==> flow/design.v <==
`timescale 1ns/10ps
module mm_gcd (
    clock,
    reset,
    a,
    b,
    c,
    start,
    finished
);
input clock;
input reset;
input [31:0] a;
input [31:0] b;
output [31:0] c;
reg [31:0] c;
input start;
output finished;
reg finished;
reg [31:0] y;
reg [31:0] x;
always @(posedge clock) begin: MM_GCD_RTL
    if (reset == 0) begin
        y <= 0;
        x <= 0;
        finished <= 1;
        c <= 0;
    end
    else begin
        if (start) begin
            finished <= 1'b0;
            x <= a;
            y <= b;
        end
        else begin
            if ((y == 0)) begin
                finished <= 1'b1;
                c <= x;
            end
            else if ((x > y)) begin
                x <= (x - y);
            end
            else begin
                y <= (y - x);
            end
        end
    end
end
endmodule
Step by step through the tools: mm_gcd --
Tool output for the design above, in the order of the flow. Line numbers count from 1 in the design file above. Operators carry their Yosys type and port widths (W data, S select, Z words). Cell names lack the library's common part. The mark -- stands for no value.
Set-up: design top mm_gcd, clock input clock, standard-cell library sky130hd, timing corner tt_025C_1v80

Word level --
Counts by Yosys on the flattened word-level netlist (proc, flatten, opt, wreduce; memories kept). Register bits leave out memories and registers merged into their read ports (data or address). Print and check cells are left out. Cells with the same type and inputs are merged into one.
Word-level totals: memories kept 0, output and inout port bits 33, bits in latches 0, input bits 67, memory bits (read-only) 0, cells after elaboration 24, clocked read ports x word width 0, bits in writable memories 0, register bits 97
Cells by class: equal/unequal tests 2, $mul 0, bitwise gates (word level) 1, reduce/logical cells 6, magnitude comparators 1, mux-type cells 8, $add $sub $neg 2, divide/modulo/power cells 0, shift operators 0
Operator list (number):
- $mux W32 | 6
- $sub A32 B32 Y32 | 2
- $gt A32 B32 Y1 | 1
- $logic_not A32 Y1 | 1
- $reduce_and A2 Y1 | 3
- $ne A2 B2 Y1 const B | 2
- $reduce_bool A2 Y1 | 2
- $mux W1 | 2
- $not A1 Y1 | 1

Longest topological paths --
Longest topological path by Yosys (ltp), each cell counted once; first at word level (registers and memories cut), then after technology mapping (sequential cells cut; the memories' decode and read muxes count).
Logic depth: word-level depth 4, ABC_AREA 0, gate-level depth with buffers 14, mapped depth without buffers 12

Netlist --
Source: synth_stat.txt of the flow (Yosys; design flattened, memories mapped). It holds for the ABC_AREA given above (unset counts as 0); a run with the other value may have another netlist.
Cell types:
- dfxtp_1 | number 97, total area 1.94E+03 um^2
- ha_1 | number 63, total area 788.256 um^2
- a21oi_1 | number 127, total area 635.61 um^2
- nand2_1 | number 136, total area 510.49 um^2
- xnor2_1 | number 35, total area 306.544 um^2
- inv_1 | number 81, total area 304.042 um^2
- o21ai_0 | number 55, total area 275.264 um^2
- a21o_1 | number 26, total area 195.187 um^2
- nor2_1 | number 45, total area 168.912 um^2
- xor2_1 | number 19, total area 166.41 um^2
- buf_2 | number 28, total area 140.134 um^2
- a22oi_2 | number 10, total area 125.12 um^2
- nand4_1 | number 19, total area 118.864 um^2
- a311oi_1 | number 12, total area 105.101 um^2
- clkbuf_1 | number 26, total area 97.594 um^2
- o21bai_1 | number 13, total area 97.594 um^2
- o211ai_1 | number 12, total area 90.086 um^2
- o21ai_2 | number 10, total area 87.584 um^2
Not listed: further types 62, cells in them 183.
Mapped netlist: mapped cells 997, chip area (Yosys) 0.0076273 mm^2, buffer cells 62, flip-flops 97, sequential part of the area 0.0019419 mm^2

Timing after synthesis --
Source: OpenSTA report_checks on the synthesized netlist (no wires, ideal clock, input and output delay 20% of the period each), path of least setup slack; recovery checks are left aside. Register names are those of the netlist, which keeps one name where synthesis merged equal registers.
Timing after synthesis: kind reg-to-reg, from reg x[0], to reg y[18], slack 2154 ps, required time 4933 ps, clock period 5000 ps, buffers on the path 2, data arrival time 2779 ps, launch time at the first pin 0 ps, path delay 2846 ps, setup time 67 ps, stages 15, period reached after synthesis 2846 ps
"path delay" is the arrival time less input delay plus setup time. "stages": output pins that drive a net of the path, with the launching flip-flop's if there is one; two outputs of one cell count as two. "period reached after synthesis" = period - worst setup slack (recovery checks aside). The figure is calculated, with input and output delays left at 20% of the set period. The rows between start and end are the longest chain of elaborated cells between them; the timing report does not say that the signal goes this way. Where chains are equally long, one stands for them. A line is the first line of the expression or statement that the cell stems from. Yosys adds cells for indexed reads and writes and turns some case tables into memories. A register here has more assigning lines than the two given.
On the way, after synthesis: cell sequence dfxtp_1 -> inv_1 -> ha_1 -> fa_1 -> nand2b_2 -> a21oi_2 -> o41a_4 -> a211oi_2 -> o21a_4 -> a21o_1 -> buf_6 -> a211oi_4 -> buf_8 -> a22oi_2 -> o21ai_2, length of the longest elaborated chain 4, elaborated cells on any way between the ends 7, source lines of those cells 4, those cells by class add/sub (1); compare (1); eq/ne (1); mux (3); reduce/logical (1)
Ends and longest elaborated chain, after synthesis:
- from (decl) | RTL line 21 | reg [31:0] x;
- from (assign) | RTL line 32 | x <= a;
- from (assign) | RTL line 41 | x <= (x - y);
- $sub A32 B32 Y32 | RTL line 44 | y <= (y - x);
- $mux W32 | RTL line 40 | else if ((x > y)) begin
- $mux W32 | RTL line 36 | if ((y == 0)) begin
- $mux W32 | RTL line 30 | if (start) begin
- to (assign) | RTL line 33 | y <= b;
- to (assign) | RTL line 44
- to (decl) | RTL line 20 | reg [31:0] y;

Timing after layout --
Path of least setup slack in the final report of entry A (OpenROAD, finished layout, wires in). Where an end is a register, its clock arrival counts in the times. The path's times are printed in steps of 10 ps; the period is the one set.
Timing after layout: kind reg-to-reg, from reg y[30], to reg x[4], stages 14, launch time at the first pin 360 ps, data arrival time 3390 ps, clock period 2900 ps, slack -220 ps, required time 3170 ps, buffers on the path 3, setup time 90 ps
The rows between start and end are the longest chain of elaborated cells between them; the timing report does not say that the signal goes this way. Where chains are equally long, one stands for them. A register here has more assigning lines than the two given.
On the way, after layout: cell sequence dfxtp_1 -> inv_1 -> ha_1 -> nand4_1 -> inv_1 -> a221oi_4 -> o21ai_1 -> o31ai_2 -> buf_4 -> a211o_1 -> buf_4 -> buf_4 -> nand2_1 -> a311oi_1, length of the longest elaborated chain 4, elaborated cells on any way between the ends 8, source lines of those cells 3, those cells by class compare (1); eq/ne (1); mux (3); reduce/logical (3)
Ends and longest elaborated chain, after layout:
- from (decl) | RTL line 20 | reg [31:0] y;
- from (assign) | RTL line 33 | y <= b;
- from (assign) | RTL line 44 | y <= (y - x);
- $gt A32 B32 Y1 | RTL line 40 | else if ((x > y)) begin
- $mux W32 | RTL line 40
- $mux W32 | RTL line 36 | if ((y == 0)) begin
- $mux W32 | RTL line 30 | if (start) begin
- to (assign) | RTL line 32 | x <= a;
- to (assign) | RTL line 41 | x <= (x - y);
- to (decl) | RTL line 21 | reg [31:0] x;

==> results <==
mm_gcd through Yosys and OpenROAD on sky130hd: 2 stored runs, unordered, with their settings and measured results. The constraints put input and output delay at 20% of the set period each and load the outputs with 0.01 pF.
By "clock period reached" is meant the clock period of the run minus its worst setup slack. This is arithmetic on one report: input and output delays are still those of the set period (20% each).
By "worst path time" is meant the share of the clock period that the worst setup path is allowed (20% is reserved at inputs, 20% at outputs), minus its slack. Clock arrival times at its registers enter into it.
"worst path time" is known to 10 ps.

[entry A] flow files
==> flow/run.sh <==
#!/bin/bash
# the make line also repeats the synthesis and layout settings of config.mk as NAME=value (left out here)
make -C /OpenROAD-flow-scripts/flow DESIGN_CONFIG=/design/flow/config.mk WORK_HOME=/design/flow/orfs CLKGATE_MAP_FILE= finish
==> flow/config.mk <==
export PLATFORM = sky130hd
export DESIGN_NAME = mm_gcd
export DESIGN_NICKNAME = mm_gcd
export VERILOG_FILES = /design/flow/design.v
export SDC_FILE = /design/flow/constraint.sdc
export NUM_CORES = 4
export LEC_CHECK = 0
export CAP_MARGIN = 5
export CELL_PAD_IN_SITES_GLOBAL_PLACEMENT = 1
export CORE_ASPECT_RATIO = 0.53
export CORE_MARGIN = 2
export CORE_UTILIZATION = 58
export CTS_CLUSTER_SIZE = 76
export PLACE_DENSITY = 0.78
export SETUP_SLACK_MARGIN = 0.67
export SLEW_MARGIN = 40
export TNS_END_PERCENT = 5
==> flow/constraint.sdc <==
create_clock -name core_clock -period 2.9 [get_ports {clock}]
set_input_delay 0.5800 -clock core_clock [delete_from_list [all_inputs] [get_ports {clock}]]
set_output_delay 0.5800 -clock core_clock [all_outputs]
set_load 0.01 [all_outputs]

[entry A] result: area inside the die boundary 0.0141306 mm^2; post-synthesis cell area 0.0076273 mm^2; clock period reached 3120 ps; worst setup slack after layout -220 ps; worst path time 3120 ps; kind of the worst setup path reg-to-reg; final utilization 89.7%; total negative setup slack -6022 ps; worst hold slack after layout 455 ps; standard-cell area of the final layout 0.011481 mm^2

[entry B] flow files
==> flow/run.sh <==
#!/bin/bash
# the make line also repeats the synthesis and layout settings of config.mk as NAME=value (left out here)
make -C /OpenROAD-flow-scripts/flow DESIGN_CONFIG=/design/flow/config.mk WORK_HOME=/design/flow/orfs CLKGATE_MAP_FILE= finish
==> flow/config.mk <==
export PLATFORM = sky130hd
export DESIGN_NAME = mm_gcd
export DESIGN_NICKNAME = mm_gcd
export VERILOG_FILES = /design/flow/design.v
export SDC_FILE = /design/flow/constraint.sdc
export NUM_CORES = 4
export LEC_CHECK = 0
export ABC_AREA = 1
export CAP_MARGIN = 10
export CELL_PAD_IN_SITES_DETAIL_PLACEMENT = 2
export CELL_PAD_IN_SITES_GLOBAL_PLACEMENT = 1
export CORE_MARGIN = 7
export CORE_UTILIZATION = 56
export CTS_CLUSTER_DIAMETER = 120
export CTS_CLUSTER_SIZE = 71
export GPL_ROUTABILITY_DRIVEN = 0
export GPL_TIMING_DRIVEN = 1
export MIN_ROUTING_LAYER = met1
export PLACE_DENSITY_LB_ADDON = 0.18
export SLEW_MARGIN = 40
==> flow/constraint.sdc <==
create_clock -name core_clock -period 2.22 [get_ports {clock}]
set_input_delay 0.4440 -clock core_clock [delete_from_list [all_inputs] [get_ports {clock}]]
set_output_delay 0.4440 -clock core_clock [all_outputs]
set_load 0.01 [all_outputs]

[entry B] result: not finished: placement ended with error FLW-0024
